==> flow/design.v <==
module milestone1 (
	input logic CLOCK_50_I,                    
	input logic resetn,
	input  logic            M1_en,
	output  logic            M1_end,
	output logic   [17:0]   SRAM_address,
	input  logic   [15:0]   SRAM_read_data,
	output logic   [15:0]   SRAM_write_data,
	output logic            SRAM_we_n
);
typedef enum logic [6:0] {
  S_DELAY1,
	S_IDLE,
	IN_S_0,
	IN_S_1,
	IN_S_2,
	IN_S_3,
	IN_S_4,
	IN_S_5,
	IN_S_6,
	IN_S_7,
	IN_S_8,
	IN_S_9,
	IN_S_10,
	IN_S_11,
	IN_S_12,
	IN_S_13,
	IN_S_14,
	IN_S_15,
	IN_S_16,
	IN_S_17,
	IN_S_18,
	IN_S_19,
	IN_S_20,
	IN_S_21,
	CC_S0_0,
	CC_S0_1,
	CC_S0_2,
	CC_S0_3,
	CC_S0_4,
	CC_S0_5,
	CC_S1_0,
	CC_S1_1,
	CC_S1_2,
	CC_S1_3,
	CC_S1_4,
	CC_S1_5,
	EN_S_0,
	EN_S_1,
	EN_S_2,
	EN_S_3,
	EN_S_4,
	EN_S_5,
	EN_S_6,
	EN_S_7,
	EN_S_8,
	EN_S_9,
	EN_S_10,
	EN_S_11,
	EN_S_12,
	EN_S_13,
	EN_S_14,
	EN_S_15,
	EN_S_16,
	EN_S_17,
	EN_S_18,
	EN_S_19,
	EN_S_20,
	EN_S_21,
	EN_S_22,
	EN_S_23,
	EN_S_24,
	EN_S_25,
	EN_S_26,
	EN_S_27
} M1_state;
M1_state state;
parameter Yaddress = 18'd0,
Uaddress = 18'd38400,
Vaddress = 18'd57600,
RGBaddress = 18'd146944;
logic [17:0] data_counter;
logic [17:0] Y_counter;
logic [17:0] RGB_counter;
logic [17:0] U_counter; 
logic [9:0] Vert_count;
logic [9:0] Hori_count;
logic [15:0] Y;
logic [7:0] U [5:0];
logic [7:0] V [5:0];
logic [7:0] Ytest;
logic [7:0] Utest;
logic [7:0] Vtest;
logic [15:0] UPrime;
logic [15:0] VPrime;
logic [32:0] U_Even;
logic [32:0] U_Odd;
logic [32:0] V_Even;
logic [32:0] V_Odd;
logic [15:0] STORY;
logic [15:0] STORU;
logic [15:0] STORV;
logic [31:0] ans1;
logic [31:0] ans2;
logic [15:0] R;
logic [15:0] G;
logic [15:0] B;
logic [31:0] R0;
logic [31:0] G0;
logic [31:0] B0;
logic [31:0] R1;
logic [31:0] G1;
logic [31:0] B1;
logic [31:0] Mult_op_1, Mult_op_2, Mult_op_3, Mult_op_4, Mult_op_5, Mult_op_6, Mult_op_7, Mult_op_8;
logic [31:0] Mult_result1, Mult_result2, Mult_result3, Mult_result4;
logic [63:0] Mult_result_long1, Mult_result_long2, Mult_result_long3, Mult_result_long4;
assign Mult_result_long1 = Mult_op_1 * Mult_op_2;
assign Mult_result1 = Mult_result_long1[31:0];
assign Mult_result_long2 = Mult_op_3 * Mult_op_4;
assign Mult_result2 = Mult_result_long2[31:0];
assign Mult_result_long3 = Mult_op_5 * Mult_op_6;
assign Mult_result3 = Mult_result_long3[31:0];
assign Mult_result_long4 = Mult_op_7 * Mult_op_8;
assign Mult_result4 = Mult_result_long4[31:0];
always_comb begin
  			Mult_op_1 = 32'd0;
			Mult_op_2 = 32'd0;
			Mult_op_3 = 32'd0;
			Mult_op_4 = 32'd0;
			Mult_op_5 = 32'd0;
			Mult_op_6 = 32'd0;
			Mult_op_7 = 32'd0;
			Mult_op_8 = 32'd0;
	case(state)
		IN_S_5: begin
			Mult_op_1 = {24'd0,U[0]};
			Mult_op_2 = 32'd21;
			Mult_op_3 = {24'd0,V[0]};
			Mult_op_4 = 32'd21;
		end
		IN_S_6: begin
			Mult_op_1 = {24'd0,U[0]};
			Mult_op_2 = 32'd52;
			Mult_op_3 = {24'd0,V[0]};
			Mult_op_4 = 32'd52;
		end
		IN_S_7: begin
			Mult_op_1 = {24'd0,U[0]};
			Mult_op_2 = 32'd159;
			Mult_op_3 = {24'd0,V[0]};
			Mult_op_4 = 32'd159;
		end
		IN_S_8: begin
			Mult_op_1 = {24'd0,U[1]};
			Mult_op_2 = 32'd159;
			Mult_op_3 = {24'd0,V[1]};
			Mult_op_4 = 32'd159;
		end
		IN_S_9: begin
			Mult_op_1 = {24'd0,U[2]};
			Mult_op_2 = 32'd52;
			Mult_op_3 = {24'd0,V[2]};
			Mult_op_4 = 32'd52;
		end
		IN_S_10: begin
			Mult_op_1 = {24'd0,U[3]};
			Mult_op_2 = 32'd21;
			Mult_op_3 = {24'd0,V[3]};
			Mult_op_4 = 32'd21;
			Mult_op_5 = {24'd0,Y[15:8]}-32'd16;
			Mult_op_6 = 32'd76284;
			Mult_op_7 = {24'd0,Y[7:0]}-32'd16;
			Mult_op_8 = 32'd76284;
		end
		IN_S_11: begin
			Mult_op_1 = {24'd0,U[0]};
			Mult_op_2 = 32'd21;
			Mult_op_3 = {24'd0,V[0]};
			Mult_op_4 = 32'd21;
			Mult_op_5 = {24'd0,VPrime[15:8]}-32'd128;
			Mult_op_6 = 32'd104595;
			Mult_op_7 = {24'd0,VPrime[7:0]}-32'd128;
			Mult_op_8 = 32'd104595;
		end
		IN_S_12: begin
			Mult_op_1 = {24'd0,U[0]};
			Mult_op_2 = 32'd52;
			Mult_op_3 = {24'd0,V[0]};
			Mult_op_4 = 32'd52;
			Mult_op_5 = {24'd0,UPrime[15:8]}-32'd128;
			Mult_op_6 = 32'd25624;
			Mult_op_7 = {24'd0,UPrime[7:0]}-32'd128;
			Mult_op_8 = 32'd25624;
		end
		IN_S_13: begin
			Mult_op_1 = {24'd0,U[1]};
			Mult_op_2 = 32'd159;
			Mult_op_3 = {24'd0,V[1]};
			Mult_op_4 = 32'd159;
			Mult_op_5 = {24'd0,VPrime[15:8]}-32'd128;
			Mult_op_6 = 32'd53281;
			Mult_op_7 = {24'd0,VPrime[7:0]}-32'd128;
			Mult_op_8 = 32'd53281;
		end
		IN_S_14: begin
			Mult_op_1 = {24'd0,U[2]};
			Mult_op_2 = 32'd159;
			Mult_op_3 = {24'd0,V[2]};
			Mult_op_4 = 32'd159;
			Mult_op_5 = {24'd0,UPrime[15:8]}-32'd128;
			Mult_op_6 = 32'd132251;
			Mult_op_7 = {24'd0,UPrime[7:0]}-32'd128;
			Mult_op_8 = 32'd132251;;
		end
		IN_S_15: begin
			Mult_op_1 = {24'd0,U[3]};
			Mult_op_2 = 32'd52;
			Mult_op_3 = {24'd0,V[3]};
			Mult_op_4 = 32'd52;
		end
		IN_S_16: begin
			Mult_op_1 = {24'd0,U[4]};
			Mult_op_2 = 32'd21;
			Mult_op_3 = {24'd0,V[4]};
			Mult_op_4 = 32'd21;
			Mult_op_5 = {24'd0,Y[15:8]}-32'd16;
			Mult_op_6 = 32'd76284;
			Mult_op_7 = {24'd0,Y[7:0]}-32'd16;
			Mult_op_8 = 32'd76284;
		end
		IN_S_17: begin
			Mult_op_1 = {24'd0,U[0]};
			Mult_op_2 = 32'd21;
			Mult_op_3 = {24'd0,V[0]};
			Mult_op_4 = 32'd21;
			Mult_op_5 = {24'd0,VPrime[15:8]}-32'd128;
			Mult_op_6 = 32'd104595;
			Mult_op_7 = {24'd0,VPrime[7:0]}-32'd128;
			Mult_op_8 = 32'd104595;
		end
		IN_S_18: begin
			Mult_op_1 = {24'd0,U[1]};
			Mult_op_2 = 32'd52;
			Mult_op_3 = {24'd0,V[1]};
			Mult_op_4 = 32'd52;
			Mult_op_5 = {24'd0,UPrime[15:8]}-32'd128;
			Mult_op_6 = 32'd25624;
			Mult_op_7 = {24'd0,UPrime[7:0]}-32'd128;
			Mult_op_8 = 32'd25624;
		end
		IN_S_19: begin
			Mult_op_1 = {24'd0,U[2]};
			Mult_op_2 = 32'd159;
			Mult_op_3 = {24'd0,V[2]};
			Mult_op_4 = 32'd159;
			Mult_op_5 = {24'd0,VPrime[15:8]}-32'd128;
			Mult_op_6 = 32'd53281;
			Mult_op_7 = {24'd0,VPrime[7:0]}-32'd128;
			Mult_op_8 = 32'd53281;
		end
		IN_S_20: begin
			Mult_op_1 = {24'd0,U[3]};
			Mult_op_2 = 32'd159;
			Mult_op_3 = {24'd0,V[3]};
			Mult_op_4 = 32'd159;
			Mult_op_5 = {24'd0,UPrime[15:8]}-32'd128;
			Mult_op_6 = 32'd132251;
			Mult_op_7 = {24'd0,UPrime[7:0]}-32'd128;
			Mult_op_8 = 32'd132251;
		end
		IN_S_21: begin
			Mult_op_1 = {24'd0,U[4]};
			Mult_op_2 = 32'd52;
			Mult_op_3 = {24'd0,V[4]};
			Mult_op_4 = 32'd52;
		end
		CC_S0_0: begin
			Mult_op_1 = {24'd0,U[5]};
			Mult_op_2 = 32'd21;
			Mult_op_3 = {24'd0,V[5]};
			Mult_op_4 = 32'd21;
			Mult_op_5 = {24'd0,Y[15:8]}-32'd16;
			Mult_op_6 = 32'd76284;
			Mult_op_7 = {24'd0,Y[7:0]}-32'd16;
			Mult_op_8 = 32'd76284;
		end
		CC_S0_1: begin
			Mult_op_1 = {24'd0,U[0]};
			Mult_op_2 = 32'd21;
			Mult_op_3 = {24'd0,V[0]};
			Mult_op_4 = 32'd21;
			Mult_op_5 = {24'd0,VPrime[15:8]}-32'd128;
			Mult_op_6 = 32'd104595;
			Mult_op_7 = {24'd0,VPrime[7:0]}-32'd128;
			Mult_op_8 = 32'd104595;
		end
		CC_S0_2: begin
			Mult_op_1 = {24'd0,U[1]};
			Mult_op_2 = 32'd52;
			Mult_op_3 = {24'd0,V[1]};
			Mult_op_4 = 32'd52;
			Mult_op_5 = {24'd0,UPrime[15:8]}-32'd128;
			Mult_op_6 = 32'd25624;
			Mult_op_7 = {24'd0,UPrime[7:0]}-32'd128;
			Mult_op_8 = 32'd25624;
		end
		CC_S0_3: begin
			Mult_op_1 = {24'd0,U[2]};
			Mult_op_2 = 32'd159;
			Mult_op_3 = {24'd0,V[2]};
			Mult_op_4 = 32'd159;
			Mult_op_5 = {24'd0,VPrime[15:8]}-32'd128;
			Mult_op_6 = 32'd53281;
			Mult_op_7 = {24'd0,VPrime[7:0]}-32'd128;
			Mult_op_8 = 32'd53281;	
		end
		CC_S0_4: begin
			Mult_op_1 = {24'd0,U[3]};
			Mult_op_2 = 32'd159;
			Mult_op_3 = {24'd0,V[3]};
			Mult_op_4 = 32'd159;
			Mult_op_5 = {24'd0,UPrime[15:8]}-32'd128;
			Mult_op_6 = 32'd132251;
			Mult_op_7 = {24'd0,UPrime[7:0]}-32'd128;
			Mult_op_8 = 32'd132251;
		end
		CC_S0_5: begin
			Mult_op_1 = {24'd0,U[4]};
			Mult_op_2 = 32'd52;
			Mult_op_3 = {24'd0,V[4]};
			Mult_op_4 = 32'd52;
		end
		CC_S1_0: begin
			Mult_op_1 = {24'd0,U[5]};
			Mult_op_2 = 32'd21;
			Mult_op_3 = {24'd0,V[5]};
			Mult_op_4 = 32'd21;
			Mult_op_5 = {24'd0,Y[15:8]}-32'd16;
			Mult_op_6 = 32'd76284;
			Mult_op_7 = {24'd0,Y[7:0]}-32'd16;
			Mult_op_8 = 32'd76284;
		end
		CC_S1_1: begin
			Mult_op_1 = {24'd0,U[0]};
			Mult_op_2 = 32'd21;
			Mult_op_3 = {24'd0,V[0]};
			Mult_op_4 = 32'd21;
			Mult_op_5 = {24'd0,VPrime[15:8]}-32'd128;
			Mult_op_6 = 32'd104595;
			Mult_op_7 = {24'd0,VPrime[7:0]}-32'd128;
			Mult_op_8 = 32'd104595;
		end
		CC_S1_2: begin
			Mult_op_1 = {24'd0,U[1]};
			Mult_op_2 = 32'd52;
			Mult_op_3 = {24'd0,V[1]};
			Mult_op_4 = 32'd52;
			Mult_op_5 = {24'd0,UPrime[15:8]}-32'd128;
			Mult_op_6 = 32'd25624;
			Mult_op_7 = {24'd0,UPrime[7:0]}-32'd128;
			Mult_op_8 = 32'd25624;
		end
		CC_S1_3: begin
			Mult_op_1 = {24'd0,U[2]};
			Mult_op_2 = 32'd159;
			Mult_op_3 = {24'd0,V[2]};
			Mult_op_4 = 32'd159;
			Mult_op_5 = {24'd0,VPrime[15:8]}-32'd128;
			Mult_op_6 = 32'd53281;
			Mult_op_7 = {24'd0,VPrime[7:0]}-32'd128;
			Mult_op_8 = 32'd53281;
		end
		CC_S1_4: begin
			Mult_op_1 = {24'd0,U[3]};
			Mult_op_2 = 32'd159;
			Mult_op_3 = {24'd0,V[3]};
			Mult_op_4 = 32'd159;
			Mult_op_5 = {24'd0,UPrime[15:8]}-32'd128;
			Mult_op_6 = 32'd132251;
			Mult_op_7 = {24'd0,UPrime[7:0]}-32'd128;
			Mult_op_8 = 32'd132251;
		end
		CC_S1_5: begin
			Mult_op_1 = {24'd0,U[4]};
			Mult_op_2 = 32'd52;
			Mult_op_3 = {24'd0,V[4]};
			Mult_op_4 = 32'd52;
		end
		EN_S_0: begin
			Mult_op_1 = {24'd0,U[5]};
			Mult_op_2 = 32'd21;
			Mult_op_3 = {24'd0,V[5]};
			Mult_op_4 = 32'd21;
			Mult_op_5 = {24'd0,Y[15:8]}-32'd16;
			Mult_op_6 = 32'd76284;
			Mult_op_7 = {24'd0,Y[7:0]}-32'd16;
			Mult_op_8 = 32'd76284;
		end
		EN_S_1: begin
			Mult_op_1 = {24'd0,U[1]};
			Mult_op_2 = 32'd21;
			Mult_op_3 = {24'd0,V[1]};
			Mult_op_4 = 32'd21;
			Mult_op_5 = {24'd0,VPrime[15:8]}-32'd128;
			Mult_op_6 = 32'd104595;
			Mult_op_7 = {24'd0,VPrime[7:0]}-32'd128;
			Mult_op_8 = 32'd104595;
		end
		EN_S_2: begin
			Mult_op_1 = {24'd0,U[2]};
			Mult_op_2 = 32'd52;
			Mult_op_3 = {24'd0,V[2]};
			Mult_op_4 = 32'd52;
			Mult_op_5 = {24'd0,UPrime[15:8]}-32'd128;
			Mult_op_6 = 32'd25624;
			Mult_op_7 = {24'd0,UPrime[7:0]}-32'd128;
			Mult_op_8 = 32'd25624;
		end
		EN_S_3: begin
			Mult_op_1 = {24'd0,U[3]};
			Mult_op_2 = 32'd159;
			Mult_op_3 = {24'd0,V[3]};
			Mult_op_4 = 32'd159;
			Mult_op_5 = {24'd0,VPrime[15:8]}-32'd128;
			Mult_op_6 = 32'd53281;
			Mult_op_7 = {24'd0,VPrime[7:0]}-32'd128;
			Mult_op_8 = 32'd53281;	
		end
		EN_S_4: begin
			Mult_op_1 = {24'd0,U[4]};
			Mult_op_2 = 32'd159;
			Mult_op_3 = {24'd0,V[4]};
			Mult_op_4 = 32'd159;
			Mult_op_5 = {24'd0,UPrime[15:8]}-32'd128;
			Mult_op_6 = 32'd132251;
			Mult_op_7 = {24'd0,UPrime[7:0]}-32'd128;
			Mult_op_8 = 32'd132251;
		end
		EN_S_5: begin
			Mult_op_1 = {24'd0,U[5]};
			Mult_op_2 = 32'd52;
			Mult_op_3 = {24'd0,V[5]};
			Mult_op_4 = 32'd52;
		end
		EN_S_6: begin
			Mult_op_1 = {24'd0,U[5]};
			Mult_op_2 = 32'd21;
			Mult_op_3 = {24'd0,V[5]};
			Mult_op_4 = 32'd21;
			Mult_op_5 = {24'd0,Y[15:8]}-32'd16;
			Mult_op_6 = 32'd76284;
			Mult_op_7 = {24'd0,Y[7:0]}-32'd16;
			Mult_op_8 = 32'd76284;
		end
		EN_S_7: begin
			Mult_op_1 = {24'd0,U[2]};
			Mult_op_2 = 32'd21;
			Mult_op_3 = {24'd0,V[2]};
			Mult_op_4 = 32'd21;
			Mult_op_5 = {24'd0,VPrime[15:8]}-32'd128;
			Mult_op_6 = 32'd104595;
			Mult_op_7 = {24'd0,VPrime[7:0]}-32'd128;
			Mult_op_8 = 32'd104595;
		end
		EN_S_8: begin
			Mult_op_1 = {24'd0,U[3]};
			Mult_op_2 = 32'd52;
			Mult_op_3 = {24'd0,V[3]};
			Mult_op_4 = 32'd52;
			Mult_op_5 = {24'd0,UPrime[15:8]}-32'd128;
			Mult_op_6 = 32'd25624;
			Mult_op_7 = {24'd0,UPrime[7:0]}-32'd128;
			Mult_op_8 = 32'd25624;
		end
		EN_S_9: begin
			Mult_op_1 = {24'd0,U[4]};
			Mult_op_2 = 32'd159;
			Mult_op_3 = {24'd0,V[4]};
			Mult_op_4 = 32'd159;
			Mult_op_5 = {24'd0,VPrime[15:8]}-32'd128;
			Mult_op_6 = 32'd53281;
			Mult_op_7 = {24'd0,VPrime[7:0]}-32'd128;
			Mult_op_8 = 32'd53281;
		end
		EN_S_10: begin
			Mult_op_1 = {24'd0,U[5]};
			Mult_op_2 = 32'd159;
			Mult_op_3 = {24'd0,V[5]};
			Mult_op_4 = 32'd159;
			Mult_op_5 = {24'd0,UPrime[15:8]}-32'd128;
			Mult_op_6 = 32'd132251;
			Mult_op_7 = {24'd0,UPrime[7:0]}-32'd128;
			Mult_op_8 = 32'd132251;
		end
		EN_S_11: begin
			Mult_op_1 = {24'd0,U[5]};
			Mult_op_2 = 32'd52;
			Mult_op_3 = {24'd0,V[5]};
			Mult_op_4 = 32'd52;
		end
		EN_S_12: begin
			Mult_op_1 = {24'd0,U[5]};
			Mult_op_2 = 32'd21;
			Mult_op_3 = {24'd0,V[5]};
			Mult_op_4 = 32'd21;
			Mult_op_5 = {24'd0,Y[15:8]}-32'd16;
			Mult_op_6 = 32'd76284;
			Mult_op_7 = {24'd0,Y[7:0]}-32'd16;
			Mult_op_8 = 32'd76284;
		end
		EN_S_13: begin
			Mult_op_1 = {24'd0,U[3]};
			Mult_op_2 = 32'd21;
			Mult_op_3 = {24'd0,V[3]};
			Mult_op_4 = 32'd21;
			Mult_op_5 = {24'd0,VPrime[15:8]}-32'd128;
			Mult_op_6 = 32'd104595;
			Mult_op_7 = {24'd0,VPrime[7:0]}-32'd128;
			Mult_op_8 = 32'd104595;
		end
		EN_S_14: begin
			Mult_op_1 = {24'd0,U[4]};
			Mult_op_2 = 32'd52;
			Mult_op_3 = {24'd0,V[4]};
			Mult_op_4 = 32'd52;
			Mult_op_5 = {24'd0,UPrime[15:8]}-32'd128;
			Mult_op_6 = 32'd25624;
			Mult_op_7 = {24'd0,UPrime[7:0]}-32'd128;
			Mult_op_8 = 32'd25624;
		end
		EN_S_15: begin
			Mult_op_1 = {24'd0,U[5]};
			Mult_op_2 = 32'd159;
			Mult_op_3 = {24'd0,V[5]};
			Mult_op_4 = 32'd159;
			Mult_op_5 = {24'd0,VPrime[15:8]}-32'd128;
			Mult_op_6 = 32'd53281;
			Mult_op_7 = {24'd0,VPrime[7:0]}-32'd128;
			Mult_op_8 = 32'd53281;	
			end
		EN_S_16: begin
			Mult_op_1 = {24'd0,U[5]};
			Mult_op_2 = 32'd159;
			Mult_op_3 = {24'd0,V[5]};
			Mult_op_4 = 32'd159;
			Mult_op_5 = {24'd0,UPrime[15:8]}-32'd128;
			Mult_op_6 = 32'd132251;
			Mult_op_7 = {24'd0,UPrime[7:0]}-32'd128;
			Mult_op_8 = 32'd132251;
		end
		EN_S_17: begin
			Mult_op_1 = {24'd0,U[5]};
			Mult_op_2 = 32'd52;
			Mult_op_3 = {24'd0,V[5]};
			Mult_op_4 = 32'd52;
		end
		EN_S_18: begin
			Mult_op_1 = {24'd0,U[5]};
			Mult_op_2 = 32'd21;
			Mult_op_3 = {24'd0,V[5]};
			Mult_op_4 = 32'd21;
			Mult_op_5 = {24'd0,Y[15:8]}-32'd16;
			Mult_op_6 = 32'd76284;
			Mult_op_7 = {24'd0,Y[7:0]}-32'd16;
			Mult_op_8 = 32'd76284;
		end
		EN_S_19: begin
			Mult_op_5 = {24'd0,VPrime[15:8]}-32'd128;
			Mult_op_6 = 32'd104595;
			Mult_op_7 = {24'd0,VPrime[7:0]}-32'd128;
			Mult_op_8 = 32'd104595;
		end
		EN_S_20: begin
			Mult_op_5 = {24'd0,UPrime[15:8]}-32'd128;
			Mult_op_6 = 32'd25624;
			Mult_op_7 = {24'd0,UPrime[7:0]}-32'd128;
			Mult_op_8 = 32'd25624;
		end
		EN_S_21: begin
			Mult_op_5 = {24'd0,VPrime[15:8]}-32'd128;
			Mult_op_6 = 32'd53281;
			Mult_op_7 = {24'd0,VPrime[7:0]}-32'd128;
			Mult_op_8 = 32'd53281;
		end
		EN_S_22: begin
			Mult_op_5 = {24'd0,UPrime[15:8]}-32'd128;
			Mult_op_6 = 32'd132251;
			Mult_op_7 = {24'd0,UPrime[7:0]}-32'd128;
			Mult_op_8 = 32'd132251;
		end
		endcase
	end
	always_ff @ (posedge CLOCK_50_I or negedge resetn) begin
		if (resetn == 1'b0) begin	
			state <= S_IDLE;
			SRAM_we_n <= 1'b1;
			SRAM_write_data <= 16'd0;
			SRAM_address <= 18'd0;
			data_counter <= 18'd0;
			Y_counter <= 18'd0;
			RGB_counter <= 18'd0;
			Vert_count <= 10'd0;
			Hori_count <= 10'd0;
			M1_end <= 1'b0;
			Y <= 16'd0;
			UPrime <= 16'd0; 
			VPrime <= 16'd0;
			STORU <= 16'd0;
			STORV <= 16'd0;
			R <= 16'd0;
			G <= 16'd0;
			B <= 16'd0;
			R0 <= 32'd0;
			G0 <= 32'd0;
			B0 <= 32'd0;
			R1 <= 32'd0;
			G1 <= 32'd0;
			B1 <= 32'd0;
			{U[5], U[4], U[3], U[2], U[1], U[0]} <= 48'd0;
			{V[5], V[4], V[3], V[2], V[1], V[0]} <= 48'd0;
			ans1 <= 32'd0;
			ans2 <= 32'd0;
			end else begin
			case (state)
				S_IDLE: begin		
					if (Hori_count == 10'd319) begin
						Vert_count <= Vert_count + 10'd1;
						Hori_count <= 10'd0;
						data_counter <= data_counter - 18'd1;
					end
					if (Vert_count == 10'd239 && Hori_count == 10'd319) begin
						M1_end <= 1'b1;
					end
					if (M1_en == 1'b1 && M1_end!=1'b1 && !(Vert_count == 10'd239 && Hori_count == 10'd319))
					state <= IN_S_0;	
				end
				S_DELAY1: begin
				  state <= IN_S_0;	
				end
				IN_S_0: begin
				  SRAM_address <= Uaddress + data_counter;
					SRAM_we_n <= 1'b1;
					state <= IN_S_1;
				end
				IN_S_1: begin
				  SRAM_address <= Vaddress + data_counter;
					data_counter <= data_counter +18'd1;
					SRAM_we_n <= 1'b1;
					state <= IN_S_2;
				end
				IN_S_2: begin
				  SRAM_address <= Uaddress + data_counter;
					SRAM_we_n <= 1'b1;
					state <= IN_S_3;
				end
				IN_S_3: begin
				  SRAM_address <= Vaddress + data_counter;
				  data_counter <= data_counter +18'd1;
					SRAM_we_n <= 1'b1;
					U[0] <= SRAM_read_data[15:8];
					U[1] <= SRAM_read_data[7:0];
					state <= IN_S_4;
				end
				IN_S_4: begin
				  SRAM_address <= Yaddress + Y_counter;
					Y_counter <= Y_counter + 18'd1;
					SRAM_we_n <= 1'b1;
					V[0] <= SRAM_read_data[15:8];
					V[1] <= SRAM_read_data[7:0];
					state <= IN_S_5;
				end
				IN_S_5: begin
				  SRAM_address <= Uaddress + data_counter;
					SRAM_we_n <= 1'b1;
					ans1 <= $signed(Mult_result1);
					ans2 <= $signed(Mult_result2);
					U[2] <= SRAM_read_data[15:8];
					U[3] <= SRAM_read_data[7:0];
					state <= IN_S_6;
				end
				IN_S_6: begin
					SRAM_address <= Vaddress + data_counter;
					data_counter <= data_counter +18'd1;
					SRAM_we_n <= 1'b1;
					ans1 <= $signed(ans1-Mult_result1);
					ans2 <= $signed(ans2-Mult_result2);
					V[2] <= SRAM_read_data[15:8];
					V[3] <= SRAM_read_data[7:0];
					state <= IN_S_7;
				end
				IN_S_7: begin
					SRAM_we_n <= 1'b1;
					Y <= SRAM_read_data;
					Ytest <= SRAM_read_data[15:8];
					ans1 <= $signed(ans1+Mult_result1);
					ans2 <= $signed(ans2+Mult_result2);
					state <= IN_S_8;
				end
				IN_S_8: begin
					SRAM_we_n <= 1'b1;
					ans1 <= $signed(ans1+Mult_result1);
					ans2 <= $signed(ans2+Mult_result2);
					U[4] <= SRAM_read_data[15:8];
					U[5] <= SRAM_read_data[7:0];
					state <= IN_S_9;
				end
				IN_S_9: begin
					ans1 <= $signed(ans1-Mult_result1);
					ans2 <= $signed(ans2-Mult_result2);
					V[4] <= SRAM_read_data[15:8];
					V[5] <= SRAM_read_data[7:0];
					state <= IN_S_10;
				end
				IN_S_10: begin
					UPrime[15:8] <= U[0];
					UPrime[7:0] <= $signed(ans1+Mult_result1+8'd128) >>8;
					ans1 <= $signed(ans1+Mult_result1+8'd128) >> 8;
					Utest <= $signed(ans1+Mult_result1+8'd128) >> 8;
					VPrime[15:8] <= V[0];
					VPrime[7:0] <= $signed(ans2+Mult_result2+8'd128) >> 8;			
					ans2 <= $signed(ans2+Mult_result2+8'd128) >> 8;
					Vtest <= $signed(ans2+Mult_result2+8'd128) >> 8;
					R0 <= $signed(Mult_result3);
					G0 <= $signed(Mult_result3);
					B0 <= $signed(Mult_result3);
					R1 <= $signed(Mult_result4);
					G1 <= $signed(Mult_result4);
					B1 <= $signed(Mult_result4);
					state <= IN_S_11;
				end
				IN_S_11: begin
					ans1 <= $signed(Mult_result1);
					ans2 <= $signed(Mult_result2);
					R0 <= $signed(R0 + Mult_result3);
					R1 <= $signed(R1 + Mult_result4);
					state <= IN_S_12;
				end
				IN_S_12: begin
				  SRAM_address <= Yaddress + Y_counter;
					Y_counter <= Y_counter + 18'd1;
					SRAM_we_n <= 1'b1;
					ans1 <= $signed(ans1-Mult_result1);
					ans2 <= $signed(ans2-Mult_result2);
					G0 <= $signed(G0 - Mult_result3);
					G1 <= $signed(G1 - Mult_result4);
					state <= IN_S_13;
				end
				IN_S_13: begin
					SRAM_address <= Yaddress + Y_counter;
					Y_counter <= Y_counter + 18'd1;
					SRAM_we_n <= 1'b1;
					ans1 <= $signed(ans1+Mult_result1);
					ans2 <= $signed(ans2+Mult_result2);
					G0 <= $signed(G0 - Mult_result3);
					G1 <= $signed(G1 - Mult_result4);
					state <= IN_S_14;
				end
				IN_S_14: begin
				  SRAM_address <= Uaddress + data_counter;
					SRAM_we_n <= 1'b1;
					Hori_count <= Hori_count + 10'd1;
					ans1 <= $signed(ans1+Mult_result1);
					ans2 <= $signed(ans2+Mult_result2);
					B0 <= $signed(B0 + Mult_result3);
					B1 <= $signed(B1 + Mult_result4);
					state <= IN_S_15;
				end
				IN_S_15: begin
					SRAM_address <= Vaddress + data_counter;
					data_counter <= data_counter + 18'd1;
					SRAM_we_n <= 1'b1;
					Y <= SRAM_read_data;
					ans1 <= $signed(ans1-Mult_result1);
					ans2 <= $signed(ans2-Mult_result2);
					R[15:8] <= R0[31] ? 8'd0 : |R0[30:24] ? 8'd255 : R0[23:16];
					G[15:8] <= G0[31] ? 8'd0 : |G0[30:24] ? 8'd255 : G0[23:16];
					B[15:8] <= B0[31] ? 8'd0 : |B0[30:24] ? 8'd255 : B0[23:16];
					R[7:0] <= R1[31] ? 8'd0 : |R1[30:24] ? 8'd255 : R1[23:16];
					G[7:0] <= G1[31] ? 8'd0 : |G1[30:24] ? 8'd255 : G1[23:16];
					B[7:0] <= B1[31] ? 8'd0 : |B1[30:24] ? 8'd255 : B1[23:16];
					SRAM_we_n <= 1'b1;
					state <= IN_S_16;
				end
				IN_S_16: begin
					SRAM_address <= RGBaddress + RGB_counter;
					SRAM_write_data <= {R[15:8],G[15:8]};
					RGB_counter <= RGB_counter + 18'd1;
					STORY <= SRAM_read_data;
					UPrime[15:8] <= U[1];
					UPrime[7:0] <= $signed(ans1+Mult_result1+8'd128) >> 8;
					VPrime[15:8] <= V[1];
					VPrime[7:0] <= $signed(ans2+Mult_result2+8'd128) >> 8;			
					R0 <= $signed(Mult_result3);
					G0 <= $signed(Mult_result3);
					B0 <= $signed(Mult_result3);
					R1 <= $signed(Mult_result4);
					G1 <= $signed(Mult_result4);
					B1 <= $signed(Mult_result4);
					SRAM_we_n <= 1'b0;
					state <= IN_S_17;
				end
				IN_S_17: begin
					STORU <= SRAM_read_data;
					SRAM_address <= RGBaddress + RGB_counter;
					SRAM_write_data <= {B[15:8],R[7:0]};
					RGB_counter <= RGB_counter + 18'd1;
					ans1 <= $signed(Mult_result1);
					ans2 <= $signed(Mult_result2);
					R0 <= $signed(R0 + Mult_result3);
					R1 <= $signed(R1 + Mult_result4);
					SRAM_we_n <= 1'b0;
					state <= IN_S_18;
				end
				IN_S_18: begin
					STORV <= SRAM_read_data;
					SRAM_address <= RGBaddress + RGB_counter;
					SRAM_write_data <= {G[7:0],B[7:0]};
					RGB_counter <= RGB_counter + 18'd1;
					ans1 <= $signed(ans1-Mult_result1);
					ans2 <= $signed(ans2-Mult_result2);
					G0 <= $signed(G0 - Mult_result3);
					G1 <= $signed(G1 - Mult_result4);
					SRAM_we_n <= 1'b0;
					state <= IN_S_19;
				end
				IN_S_19: begin
					SRAM_address <= Yaddress + Y_counter;
					Y_counter <= Y_counter + 18'd1;
					SRAM_we_n <= 1'b1;
					Y <= STORY;
					ans1 <= $signed(ans1+Mult_result1);
					ans2 <= $signed(ans2+Mult_result2);
					G0 <= $signed(G0 - Mult_result3);
					G1 <= $signed(G1 - Mult_result4);
					state <= IN_S_20;
				end
				IN_S_20: begin
					SRAM_we_n <= 1'b1;
					ans1 <= $signed(ans1+Mult_result1);
					ans2 <= $signed(ans2+Mult_result2);
					B0 <= $signed(B0 + Mult_result3);
					B1 <= $signed(B1 + Mult_result4);
					state <= IN_S_21;
				end
				IN_S_21: begin
					SRAM_we_n <= 1'b1;
					Hori_count <= Hori_count + 10'd2;
					ans1 <= $signed(ans1-Mult_result1);
					ans2 <= $signed(ans2-Mult_result2);
					R[15:8] <= R0[31] ? 8'd0 : |R0[30:24] ? 8'd255 : R0[23:16];
					G[15:8] <= G0[31] ? 8'd0 : |G0[30:24] ? 8'd255 : G0[23:16];
					B[15:8] <= B0[31] ? 8'd0 : |B0[30:24] ? 8'd255 : B0[23:16];
					R[7:0] <= R1[31] ? 8'd0 : |R1[30:24] ? 8'd255 : R1[23:16];
					G[7:0] <= G1[31] ? 8'd0 : |G1[30:24] ? 8'd255 : G1[23:16];
					B[7:0] <= B1[31] ? 8'd0 : |B1[30:24] ? 8'd255 : B1[23:16];
					Hori_count <= Hori_count + 10'd2;
					state <= CC_S0_0;
					U_counter <= 18'd5;
				end
				CC_S0_0: begin	
					SRAM_address <= RGBaddress + RGB_counter;
					SRAM_write_data <= {R[15:8],G[15:8]};
					RGB_counter <= RGB_counter + 18'd1;
					STORY <= SRAM_read_data;
					UPrime[15:8] <= U[2];
					UPrime[7:0] <= $signed(ans1+Mult_result1+8'd128) >> 8;
					VPrime[15:8] <= V[2];
					VPrime[7:0] <= $signed(ans2+Mult_result2+8'd128) >> 8;			
					R0 <= Mult_result3;
					G0 <= Mult_result3;
					B0 <= Mult_result3;
					R1 <= Mult_result4;
					G1 <= Mult_result4;
					B1 <= Mult_result4;
					U[0] <= U[1];
					U[1] <= U[2];
					U[2] <= U[3];
					U[3] <= U[4];
					U[4] <= U[5];	
					U[5] <= STORU[15:8];
					V[0] <= V[1];
					V[1] <= V[2];
					V[2] <= V[3];
					V[3] <= V[4];
					V[4] <= V[5];	
					V[5] <= STORV[15:8];
					SRAM_we_n <= 1'b0;
					state <= CC_S0_1;	
				end
				CC_S0_1: begin
					Hori_count <= Hori_count + 10'd2;
					SRAM_address <= RGBaddress + RGB_counter;
					SRAM_write_data <= {B[15:8],R[7:0]};
					RGB_counter <= RGB_counter + 18'd1;
					ans1 <= $signed(Mult_result1);
					ans2 <= $signed(Mult_result2);
					R0 <= $signed(R0 + Mult_result3);
					R1 <= $signed(R1 + Mult_result4);
					SRAM_we_n <= 1'b0;
					state <= CC_S0_2;	
				end
				CC_S0_2: begin
					SRAM_address <= RGBaddress + RGB_counter;
					SRAM_write_data <= {G[7:0],B[7:0]};
					RGB_counter <= RGB_counter + 18'd1;
					ans1 <= $signed(ans1-Mult_result1);
					ans2 <= $signed(ans2-Mult_result2);
					G0 <= $signed(G0 - Mult_result3);
					G1 <= $signed(G1 - Mult_result4);
					SRAM_we_n <= 1'b0;
					state <= CC_S0_3;	
				end
				CC_S0_3: begin
					SRAM_address <= Yaddress + Y_counter;
					Y_counter <= Y_counter + 18'd1;
					Y <= STORY;
					SRAM_we_n <= 1'b1;
					ans1 <= $signed(ans1+Mult_result1);
					ans2 <= $signed(ans2+Mult_result2);
					G0 <= $signed(G0 - Mult_result3);
					G1 <= $signed(G1 - Mult_result4);
					state <= CC_S0_4;	
				end
				CC_S0_4: begin
					SRAM_address <= Uaddress + data_counter;
					SRAM_we_n <= 1'b1;
					ans1 <= $signed(ans1+Mult_result1);
					ans2 <= $signed(ans2+Mult_result2);
					B0 <= $signed(B0 + Mult_result3);
					B1 <= $signed(B1 + Mult_result4);
					state <= CC_S0_5;	
				end
				CC_S0_5: begin
					SRAM_address <= Vaddress + data_counter;
					data_counter <= data_counter + 18'd1;
					U_counter <= U_counter + 18'd1;
					SRAM_we_n <= 1'b1;
					ans1 <= $signed(ans1-Mult_result1);
					ans2 <= $signed(ans2-Mult_result2);
					R[15:8] <= R0[31] ? 8'd0 : |R0[30:24] ? 8'd255 : R0[23:16];
					G[15:8] <= G0[31] ? 8'd0 : |G0[30:24] ? 8'd255 : G0[23:16];
					B[15:8] <= B0[31] ? 8'd0 : |B0[30:24] ? 8'd255 : B0[23:16];
					R[7:0] <= R1[31] ? 8'd0 : |R1[30:24] ? 8'd255 : R1[23:16];
					G[7:0] <= G1[31] ? 8'd0 : |G1[30:24] ? 8'd255 : G1[23:16];
					B[7:0] <= B1[31] ? 8'd0 : |B1[30:24] ? 8'd255 : B1[23:16];
					state <= CC_S1_0;	
				end
				CC_S1_0: begin	
					Hori_count <= Hori_count + 10'd2;
					SRAM_address <= RGBaddress + RGB_counter;
					SRAM_write_data <= {R[15:8],G[15:8]};
					RGB_counter <= RGB_counter + 18'd1;
					STORY <= SRAM_read_data;
					UPrime[15:8] <= U[2];
					UPrime[7:0] <= $signed(ans1+Mult_result1+8'd128) >> 8;
					VPrime[15:8] <= V[2];
					VPrime[7:0] <= $signed(ans2+Mult_result2+8'd128) >> 8;			
					R0 <= $signed(Mult_result3);
					G0 <= $signed(Mult_result3);
					B0 <= $signed(Mult_result3);
					R1 <= $signed(Mult_result4);
					G1 <= $signed(Mult_result4);
					B1 <= $signed(Mult_result4);
					U[0] <= U[1];
					U[1] <= U[2];
					U[2] <= U[3];
					U[3] <= U[4];
					U[4] <= U[5];	
					U[5] <= STORU[7:0];
					V[0] <= V[1];
					V[1] <= V[2];
					V[2] <= V[3];
					V[3] <= V[4];
					V[4] <= V[5];	
					V[5] <= STORV[7:0];
					SRAM_we_n <= 1'b0;
					state <= CC_S1_1;	
				end
				CC_S1_1: begin
					STORU <= SRAM_read_data;
					SRAM_address <= RGBaddress + RGB_counter;
					SRAM_write_data <= {B[15:8],R[7:0]};
					RGB_counter <= RGB_counter + 18'd1;
					ans1 <= $signed(Mult_result1);
					ans2 <= $signed(Mult_result2);
					R0 <= $signed(R0 + Mult_result3);
					R1 <= $signed(R1 + Mult_result4);
					SRAM_we_n <= 1'b0;
					state <= CC_S1_2;	
				end
				CC_S1_2: begin
					STORV <= SRAM_read_data;
					SRAM_address <= RGBaddress + RGB_counter;
					SRAM_write_data <= {G[7:0],B[7:0]};
					RGB_counter <= RGB_counter + 18'd1;
					ans1 <= $signed(ans1-Mult_result1);
					ans2 <= $signed(ans2-Mult_result2);
					G0 <= $signed(G0 - Mult_result3);
					G1 <= $signed(G1 - Mult_result4);
					SRAM_we_n <= 1'b0;
					state <= CC_S1_3;	
				end
				CC_S1_3: begin
					SRAM_address <= Yaddress + Y_counter;
					Y_counter <= Y_counter + 18'd1;
					Y <= STORY;
					SRAM_we_n <= 1'b1;
					ans1 <= $signed(ans1+Mult_result1);
					ans2 <= $signed(ans2+Mult_result2);
					G0 <= $signed(G0 - Mult_result3);
					G1 <= $signed(G1 - Mult_result4);
					state <= CC_S1_4;	
				end
				CC_S1_4: begin
					SRAM_we_n <= 1'b1;
					ans1 <= $signed(ans1+Mult_result1);
					ans2 <= $signed(ans2+Mult_result2);
					B0 <= $signed(B0 + Mult_result3);
					B1 <= $signed(B1 + Mult_result4);
					state <= CC_S1_5;	
				end
				CC_S1_5: begin
					ans1 <= $signed(ans1-Mult_result1);
					ans2 <= $signed(ans2-Mult_result2);
					R[15:8] <= R0[31] ? 8'd0 : |R0[30:24] ? 8'd255 : R0[23:16];
					G[15:8] <= G0[31] ? 8'd0 : |G0[30:24] ? 8'd255 : G0[23:16];
					B[15:8] <= B0[31] ? 8'd0 : |B0[30:24] ? 8'd255 : B0[23:16];
					R[7:0] <= R1[31] ? 8'd0 : |R1[30:24] ? 8'd255 : R1[23:16];
					G[7:0] <= G1[31] ? 8'd0 : |G1[30:24] ? 8'd255 : G1[23:16];
					B[7:0] <= B1[31] ? 8'd0 : |B1[30:24] ? 8'd255 : B1[23:16];
					SRAM_we_n <= 1'b1;
					if (Hori_count == 10'd311) 
					   state <= EN_S_0;
					else 
					   state <= CC_S0_0;	
				end
				EN_S_0: begin	
					SRAM_address <= RGBaddress + RGB_counter;
					SRAM_write_data <= {R[15:8],G[15:8]};
					RGB_counter <= RGB_counter + 18'd1;
					STORY <= SRAM_read_data;
					UPrime[15:8] <= U[2];
					UPrime[7:0] <= $signed(ans1+Mult_result1+8'd128) >> 8;
					VPrime[15:8] <= V[2];
					VPrime[7:0] <= $signed(ans2+Mult_result2+8'd128) >> 8;			
					R0 <= $signed(Mult_result3);
					G0 <= $signed(Mult_result3);
					B0 <= $signed(Mult_result3);
					R1 <= $signed(Mult_result4);
					G1 <= $signed(Mult_result4);
					B1 <= $signed(Mult_result4);
					SRAM_we_n <= 1'b0;
					state <= EN_S_1;	
				end
				EN_S_1: begin
					SRAM_address <= RGBaddress + RGB_counter;
					SRAM_write_data <= {B[15:8],R[7:0]};
					RGB_counter <= RGB_counter + 18'd1;
					ans1 <= $signed(Mult_result1);
					ans2 <= $signed(Mult_result2);
					R0 <= $signed(R0 + Mult_result3);
					R1 <= $signed(R1 + Mult_result4);
					SRAM_we_n <= 1'b0;
					state <= EN_S_2;	
				end
				EN_S_2: begin
					SRAM_address <= RGBaddress + RGB_counter;
					SRAM_write_data <= {G[7:0],B[7:0]};
					RGB_counter <= RGB_counter + 18'd1;
					ans1 <= $signed(ans1-Mult_result1);
					ans2 <= $signed(ans2-Mult_result2);
					G0 <= $signed(G0 - Mult_result3);
					G1 <= $signed(G1 - Mult_result4);
					SRAM_we_n <= 1'b0;
					state <= EN_S_3;	
				end
				EN_S_3: begin
					SRAM_address <= Yaddress + Y_counter;
					Y_counter <= Y_counter + 18'd1;
					SRAM_we_n <= 1'b1;
					Y <= STORY;
					ans1 <= $signed(ans1+Mult_result1);
					ans2 <= $signed(ans2+Mult_result2);
					G0 <= $signed(G0 - Mult_result3);
					G1 <= $signed(G1 - Mult_result4);
					state <= EN_S_4;	
				end
				EN_S_4: begin
					SRAM_we_n <= 1'b1;
					ans1 <= $signed(ans1+Mult_result1);
					ans2 <= $signed(ans2+Mult_result2);
					B0 <= $signed(B0 + Mult_result3);
					B1 <= $signed(B1 + Mult_result4);
					state <= EN_S_5;	
				end
				EN_S_5: begin
					Hori_count <= Hori_count + 10'd2;
					SRAM_we_n <= 1'b1;
					ans1 <= $signed(ans1-Mult_result1);
					ans2 <= $signed(ans2-Mult_result2);
					R[15:8] <= R0[31] ? 8'd0 : |R0[30:24] ? 8'd255 : R0[23:16];
					G[15:8] <= G0[31] ? 8'd0 : |G0[30:24] ? 8'd255 : G0[23:16];
					B[15:8] <= B0[31] ? 8'd0 : |B0[30:24] ? 8'd255 : B0[23:16];
					R[7:0] <= R1[31] ? 8'd0 : |R1[30:24] ? 8'd255 : R1[23:16];
					G[7:0] <= G1[31] ? 8'd0 : |G1[30:24] ? 8'd255 : G1[23:16];
					B[7:0] <= B1[31] ? 8'd0 : |B1[30:24] ? 8'd255 : B1[23:16];
					SRAM_we_n <= 1'b1;
					state <= EN_S_6;	
				end
				EN_S_6: begin
					SRAM_address <= RGBaddress + RGB_counter;
					SRAM_write_data <= {R[15:8],G[15:8]};
					RGB_counter <= RGB_counter + 18'd1;
					STORY <= SRAM_read_data;
					UPrime[15:8] <= U[3];
					UPrime[7:0] <= $signed(ans1+Mult_result1+8'd128) >> 8;
					VPrime[15:8] <= V[3];
					VPrime[7:0] <= $signed(ans2+Mult_result2+8'd128) >> 8;			
					R0 <= $signed(Mult_result3);
					G0 <= $signed(Mult_result3);
					B0 <= $signed(Mult_result3);
					R1 <= $signed(Mult_result4);
					G1 <= $signed(Mult_result4);
					B1 <= $signed(Mult_result4);
					SRAM_we_n <= 1'b0;
					state <= EN_S_7;
				end
				EN_S_7: begin
					SRAM_address <= RGBaddress + RGB_counter;
					SRAM_write_data <= {B[15:8],R[7:0]};
					RGB_counter <= RGB_counter + 18'd1;
					ans1 <= $signed(Mult_result1);
					ans2 <= $signed(Mult_result2);
					R0 <= $signed(R0 + Mult_result3);
					R1 <= $signed(R1 + Mult_result4);
					SRAM_we_n <= 1'b0;	
					state <= EN_S_8;
				end
				EN_S_8: begin
					SRAM_address <= RGBaddress + RGB_counter;
					SRAM_write_data <= {G[7:0],B[7:0]};
					RGB_counter <= RGB_counter + 18'd1;
					ans1 <= $signed(ans1-Mult_result1);
					ans2 <= $signed(ans2-Mult_result2);
					G0 <= $signed(G0 - Mult_result3);
					G1 <= $signed(G1 - Mult_result4);
					SRAM_we_n <= 1'b0;	
					state <= EN_S_9;
				end
				EN_S_9: begin
					SRAM_address <= Yaddress + Y_counter;
					Y_counter <= Y_counter + 18'd1;
					SRAM_we_n <= 1'b1;
					Y <= STORY;
					ans1 <= $signed(ans1+Mult_result1);
					ans2 <= $signed(ans2+Mult_result2);
					G0 <= $signed(G0 - Mult_result3);
					G1 <= $signed(G1 - Mult_result4);
					state <= EN_S_10;
				end
				EN_S_10: begin
					SRAM_we_n <= 1'b1;
					ans1 <= $signed(ans1+Mult_result1);
					ans2 <= $signed(ans2+Mult_result2);
					B0 <= $signed(B0 + Mult_result3);
					B1 <= $signed(B1 + Mult_result4);
					state <= EN_S_11;
				end
				EN_S_11: begin
					SRAM_we_n <= 1'b1;
					Hori_count <= Hori_count + 10'd2;
					ans1 <= $signed(ans1-Mult_result1);
					ans2 <= $signed(ans2-Mult_result2);
					R[15:8] <= R0[31] ? 8'd0 : |R0[30:24] ? 8'd255 : R0[23:16];
					G[15:8] <= G0[31] ? 8'd0 : |G0[30:24] ? 8'd255 : G0[23:16];
					B[15:8] <= B0[31] ? 8'd0 : |B0[30:24] ? 8'd255 : B0[23:16];
					R[7:0] <= R1[31] ? 8'd0 : |R1[30:24] ? 8'd255 : R1[23:16];
					G[7:0] <= G1[31] ? 8'd0 : |G1[30:24] ? 8'd255 : G1[23:16];
					B[7:0] <= B1[31] ? 8'd0 : |B1[30:24] ? 8'd255 : B1[23:16];
					state <= EN_S_12;
				end
				EN_S_12: begin
					SRAM_address <= RGBaddress + RGB_counter;
					SRAM_write_data <= {R[15:8],G[15:8]};
					RGB_counter <= RGB_counter + 18'd1;
					STORY <= SRAM_read_data;
					UPrime[15:8] <= U[4];
					UPrime[7:0] <= $signed(ans1+Mult_result1+8'd128) >> 8;
					VPrime[15:8] <= V[4];
					VPrime[7:0] <= $signed(ans2+Mult_result2+8'd128) >> 8;			
					R0 <= $signed(Mult_result3);
					G0 <= $signed(Mult_result3);
					B0 <= $signed(Mult_result3);
					R1 <= $signed(Mult_result4);
					G1 <= $signed(Mult_result4);
					B1 <= $signed(Mult_result4);
					SRAM_we_n <= 1'b0;
					state <= EN_S_13;
				end
				EN_S_13: begin
					SRAM_address <= RGBaddress + RGB_counter;
					SRAM_write_data <= {B[15:8],R[7:0]};
					RGB_counter <= RGB_counter + 18'd1;
					ans1 <= $signed(Mult_result1);
					ans2 <= $signed(Mult_result2);
					R0 <= $signed(R0 + Mult_result3);
					R1 <= $signed(R1 + Mult_result4);
					SRAM_we_n <= 1'b0;
					state <= EN_S_14;
				end
				EN_S_14: begin
					SRAM_address <= RGBaddress + RGB_counter;
					SRAM_write_data <= {G[7:0],B[7:0]};
					RGB_counter <= RGB_counter + 18'd1;
					ans1 <= $signed(ans1-Mult_result1);
					ans2 <= $signed(ans2-Mult_result2);
					G0 <= $signed(G0 - Mult_result3);
					G1 <= $signed(G1 - Mult_result4);
					SRAM_we_n <= 1'b0;
					state <= EN_S_15;
				end
				EN_S_15: begin
					SRAM_we_n <= 1'b1;
					Y <= STORY;
					ans1 <= $signed(ans1+Mult_result1);
					ans2 <= $signed(ans2+Mult_result2);
					G0 <= $signed(G0 - Mult_result3);
					G1 <= $signed(G1 - Mult_result4);
					state <= EN_S_16;
				end
				EN_S_16: begin
					SRAM_we_n <= 1'b1;
					ans1 <= $signed(ans1+Mult_result1);
					ans2 <= $signed(ans2+Mult_result2);
					B0 <= $signed(B0 + Mult_result3);
					B1 <= $signed(B1 + Mult_result4);
					state <= EN_S_17;
				end
				EN_S_17: begin
					SRAM_we_n <= 1'b1;
					ans1 <= $signed(ans1-Mult_result1);
					ans2 <= $signed(ans2-Mult_result2);
					R[15:8] <= R0[31] ? 8'd0 : |R0[30:24] ? 8'd255 : R0[23:16];
					G[15:8] <= G0[31] ? 8'd0 : |G0[30:24] ? 8'd255 : G0[23:16];
					B[15:8] <= B0[31] ? 8'd0 : |B0[30:24] ? 8'd255 : B0[23:16];
					R[7:0] <= R1[31] ? 8'd0 : |R1[30:24] ? 8'd255 : R1[23:16];
					G[7:0] <= G1[31] ? 8'd0 : |G1[30:24] ? 8'd255 : G1[23:16];
					B[7:0] <= B1[31] ? 8'd0 : |B1[30:24] ? 8'd255 : B1[23:16];
					SRAM_we_n <= 1'b1;
					state <= EN_S_18;
				end
				EN_S_18: begin
					SRAM_address <= RGBaddress + RGB_counter;
					SRAM_write_data <= {R[15:8],G[15:8]};
					RGB_counter <= RGB_counter + 18'd1;
					Hori_count <= Hori_count + 10'd2;
					UPrime[15:8] <= U[5];
					UPrime[7:0] <= $signed(ans1+Mult_result1+8'd128) >> 8;
					VPrime[15:8] <= V[5];
					VPrime[7:0] <= $signed(ans2+Mult_result2+8'd128) >> 8;			
					R0 <= $signed(Mult_result3);
					G0 <= $signed(Mult_result3);
					B0 <= $signed(Mult_result3);
					R1 <= $signed(Mult_result4);
					G1 <= $signed(Mult_result4);
					B1 <= $signed(Mult_result4);
					SRAM_we_n <= 1'b0;
					state <= EN_S_19;
				end
				EN_S_19: begin
					SRAM_address <= RGBaddress + RGB_counter;
					SRAM_write_data <= {B[15:8],R[7:0]};
					RGB_counter <= RGB_counter + 18'd1;
					R0 <= $signed(R0 + Mult_result3);
					R1 <= $signed(R1 + Mult_result4);
					SRAM_we_n <= 1'b0;
					state <= EN_S_20;
				end
				EN_S_20: begin
					SRAM_address <= RGBaddress + RGB_counter;
					SRAM_write_data <= {G[7:0],B[7:0]};
					RGB_counter <= RGB_counter + 18'd1;
					G0 <= $signed(G0 - Mult_result3);
					G1 <= $signed(G1 - Mult_result4);
					SRAM_we_n <= 1'b0;
					state <= EN_S_21;
				end
				EN_S_21: begin
					SRAM_we_n <= 1'b1;
					G0 <= $signed(G0 - Mult_result3);
					G1 <= $signed(G1 - Mult_result4);
					state <= EN_S_22;
				end
				EN_S_22: begin
					SRAM_we_n <= 1'b1;
					B0 <= $signed(B0 + Mult_result3);
					B1 <= $signed(B1 + Mult_result4);
					state <= EN_S_23;
				end
				EN_S_23: begin
					Hori_count <= Hori_count + 10'd2;
					SRAM_we_n <= 1'b1;
					R[15:8] <= R0[31] ? 8'd0 : |R0[30:24] ? 8'd255 : R0[23:16];
					G[15:8] <= G0[31] ? 8'd0 : |G0[30:24] ? 8'd255 : G0[23:16];
					B[15:8] <= B0[31] ? 8'd0 : |B0[30:24] ? 8'd255 : B0[23:16];
					R[7:0] <= R1[31] ? 8'd0 : |R1[30:24] ? 8'd255 : R1[23:16];
					G[7:0] <= G1[31] ? 8'd0 : |G1[30:24] ? 8'd255 : G1[23:16];
					B[7:0] <= B1[31] ? 8'd0 : |B1[30:24] ? 8'd255 : B1[23:16];
					SRAM_we_n <= 1'b1;
					state <= EN_S_24;
				end
				EN_S_24: begin
					SRAM_address <= RGBaddress + RGB_counter;
					SRAM_write_data <= {R[15:8],G[15:8]};
					RGB_counter <= RGB_counter + 18'd1;
					SRAM_we_n <= 1'b0;
					state <= EN_S_25;
				end
				EN_S_25: begin
					SRAM_address <= RGBaddress + RGB_counter;
					SRAM_write_data <= {B[15:8],R[7:0]};
					RGB_counter <= RGB_counter + 18'd1;
					SRAM_we_n <= 1'b0;
					state <= EN_S_26;
				end
				EN_S_26: begin
					SRAM_address <= RGBaddress + RGB_counter;
					SRAM_write_data <= {G[7:0],B[7:0]};
					RGB_counter <= RGB_counter + 18'd1;
					SRAM_we_n <= 1'b0;
					state <= EN_S_27;
				end
				EN_S_27: begin
				  SRAM_we_n <= 1'b1;
				  state <= S_IDLE;
				end
				default: state <= S_IDLE;
			endcase
		end
	end
	endmodule
# Reports on milestone1
# Tool output for the design above, in the order of the flow.
# Line numbers count from 1 in the design file above.
# Operators: Yosys type, input widths -> output width; for muxes data width and select width s.
# Cell names lack the library's common part.
# The mark - stands for no value.
# setup
top_module,milestone1
clock,CLOCK_50_I
library,sky130hd
pvt_corner,tt_025C_1v80

# Word level
# Source: Yosys, flattened and elaborated. Widths are those after wreduce. Registers that Yosys merges into a memory's read port (data or address) are not register bits. Print and check cells do not count.
# bits
ff_bits,613
input_bits,19
output_inout_bits,36
elab_cells,270
# classes
add_sub_neg,28
n_mul,4
equal,68
muxes,57
bitwise,1
reduce_and_logical,71
# op_table
op,n
$mul 32x32->32,4
$pmux 7 s63,1
$pmux 32 s2,6
$pmux 32 s4,2
$eq 7x6->1 const B,32
$add 32x32->32,6
$pmux 32 s3,2
$pmux 8 s6,4
$pmux 8 s2,10
$mux 8,18
$sub 32x32->32,4
$eq 7x5->1 const B,16
$reduce_or 8->1,13
$reduce_or 16->1,6
$pmux 18 s5,1
$pmux 18 s4,1
$pmux 8 s3,3
$add 32x8->32 const B,2
$reduce_or 7->1,9
$eq 7x4->1 const B,8
$add 18x1->18 const B,3
$pmux 16 s3,1
$add 16x18->18 const A,2
$sub 8x8->9 const B,4
$pmux 18 s2,1
$reduce_or 35->1,1
$pmux 16 s2,1
$pmux 10 s3,1
# Not listed: further kinds 32, cells in them 67.

# Longest topological paths
# Longest topological path by Yosys (ltp), each cell counted once; first at word level (registers and memories cut), then after technology mapping (sequential cells cut; the memories' decode and read muxes count).
# logic_depth
word_depth,7
abc_area,0
mapped_depth,50
ltp_nobuf,46

# Synthesis result
# Yosys stat after the flow's synthesis: flattened, memories mapped to cells. It holds for the ABC_AREA given above (unset counts as 0); a run with the other value may have another netlist.
# types
cell_type,n,area_total_um2
dfrtp_1,595,1.49E+04
fa_1,442,8.85E+03
ha_1,526,6.58E+03
inv_1,869,3.26E+03
a21oi_1,579,2.9E+03
nor2_1,728,2.73E+03
xnor2_1,275,2408.56
nand2_1,623,2.34E+03
o21ai_0,345,1.73E+03
xor2_1,159,1.39E+03
clkbuf_1,281,1.05E+03
mux2i_1,98,980.941
a21o_1,120,900.864
a22oi_1,90,675.648
nand3_1,123,615.59
a211oi_1,78,585.562
nor3_1,114,570.547
a31oi_1,90,563.04
# Not listed: further types 98, cells in them 1188.
# synth_totals
cell_count,7323
mapped_area_um2,62712.6
sequential_area_um2,15396.0
ffs,612
buf_cells,346

# Path before layout
# Path of least setup slack by OpenSTA after synthesis, without wires, with an ideal clock, recovery checks aside; 20% of the period is set as input and as output delay. Where synthesis merged equal registers, the netlist keeps one of their names.
# synth_timing
kind,reg-to-reg
from,register state
to,register G0[31]
tclk_ps,13000
setup_time_ps,135
t_first_pin_ps,0
arrival_ps,10968
required_time_ps,12865
path_slack_ps,1898
delay_ps,11103
driving_pins,48
path_buffers,3
period_less_setup_slack_ps,11102
# "delay_ps" is the arrival time less input delay plus setup time.
# "driving_pins": output pins that drive a net of the path, with the launching flip-flop's if there is one; two outputs of one cell count as two.
# "period_less_setup_slack_ps" is the clock period less the worst setup slack; recovery checks do not enter. This is arithmetic on one report: input and output delays are still those of the set period (20% each).
# An end named without its bit number is one bit of that signal or, where synthesis recoded a state register, one of its new flip-flops.
# A register here has more assigning lines than the two given.
# synth_via
cell_sequence,dfrtp_1 -> clkbuf_1 -> buf_2 -> nor2_1 -> nand2_1 -> a311o_1 -> o2111ai_1 -> o31a_1 -> clkbuf_1 -> nand2_1 -> nor4b_1 -> nor3_1 -> nor2_1 -> nor2_1 -> fa_1 -> inv_1 -> fa_1 -> fa_1 -> [... 12 more ...] -> nor2_1 -> nor2_1 -> o21ai_0 -> xnor2_1 -> ha_1 -> a21o_1 -> a21o_1 -> a21oi_1 -> a21oi_1 -> o21ai_0 -> maj3_2 -> maj3_2 -> o2111ai_1 -> a31oi_1 -> maj3_1 -> maj3_2 -> mux2i_1 -> o211ai_1
# synth_lines
element,line_no,text
"start, declared",77,M1_state state;
"start, assigned",595,state <= S_IDLE;
"start, assigned",635,state <= IN_S_0;
"end, assigned",724,G0 <= $signed(Mult_result3);
"end, assigned",744,G0 <= $signed(G0 - Mult_result3);
"end, declared",109,logic [31:0] G0;
# No chain of elaborated cells between the ends is given.

# Timing after layout
# Path of least setup slack in the final report of flow run A (OpenROAD, finished layout, wires in). Where an end is a register, its clock arrival counts in the times.
# The report prints the path's times to 10 ps; the period is as set.
# layout_timing
kind,reg-to-reg
from,register state
to,register B1[30]
tclk_ps,12500
setup_time_ps,140
t_first_pin_ps,710
arrival_ps,12240
required_time_ps,13060
path_slack_ps,820
driving_pins,43
path_buffers,3
# An end named without its bit number is one bit of that signal or, where synthesis recoded a state register, one of its new flip-flops.
# A register here has more assigning lines than the two given.
# layout_via
cell_sequence,dfrtp_1 -> buf_12 -> nor2b_1 -> nor2_1 -> nand4_1 -> a21oi_1 -> nor4_1 -> nor2b_1 -> nand2_4 -> buf_4 -> nand2_1 -> inv_1 -> nor3_1 -> buf_4 -> nor2_1 -> fa_1 -> fa_1 -> inv_1 -> [... 7 more ...] -> ha_1 -> a21o_1 -> a21oi_1 -> a21oi_1 -> nand4_1 -> nand2_1 -> xnor2_1 -> inv_1 -> ha_1 -> inv_1 -> nor3_1 -> nand4_1 -> o211ai_1 -> o41ai_1 -> o2111ai_1 -> a31oi_1 -> xor2_1 -> mux2i_1
# layout_lines
element,line_no,text
"start, declared",77,M1_state state;
"start, assigned",595,state <= S_IDLE;
"start, assigned",635,state <= IN_S_0;
"end, assigned",728,B1 <= $signed(Mult_result4);
"end, assigned",765,B1 <= $signed(B1 + Mult_result4);
"end, declared",113,logic [31:0] B1;
# No chain of elaborated cells between the ends is given.

# Top module milestone1; platform sky130hd; tools Yosys and OpenROAD; 3 stored runs in no particular order. Input and output delays are each 20% of the period that was set; the output load is 0.01 pF.
# "period_reached_ps" = clock period - worst setup slack. The figure is calculated, with input and output delays left at 20% of the set period.
# "worst_setup_path_time_ps" means the part of the period allowed to the worst setup path (the constraints hold back 20% at inputs and 20% at outputs) less its slack; where the path has registers, the arrival times of their clocks count too.
# "worst_setup_path_time_ps" is known to 10 ps.
# Settings: -- = not set for that run.
# Results: -- = not shown.
run name,CORE_UTILIZATION,period_ns,CAP_MARGIN,CORE_MARGIN,SLEW_MARGIN,CELL_PAD_IN_SITES_GLOBAL_PLACEMENT,PLACE_DENSITY_LB_ADDON,TNS_END_PERCENT,final_setup_ws_ps,period_reached_ps,worst_setup_path_time_ps,worst_setup_path_type,total_die_area_um2,final_util_pct,final_hold_ws_ps,synthesis_area_um2
flow run A,29,12.5,20,2,20,--,--,--,821,11679,11680,reg-to-reg,219984.0,32.4,473,62712.6
flow run B,70,7.24,25,2,20,3,0.01,30,--,--,--,--,--,--,--,--
flow run C,40,13.0,20,2,20,--,--,--,803,12197,12200,reg-to-reg,159964.0,43.9,463,62712.6
# Flow run B: no final report: placement broke off with FLW-0024
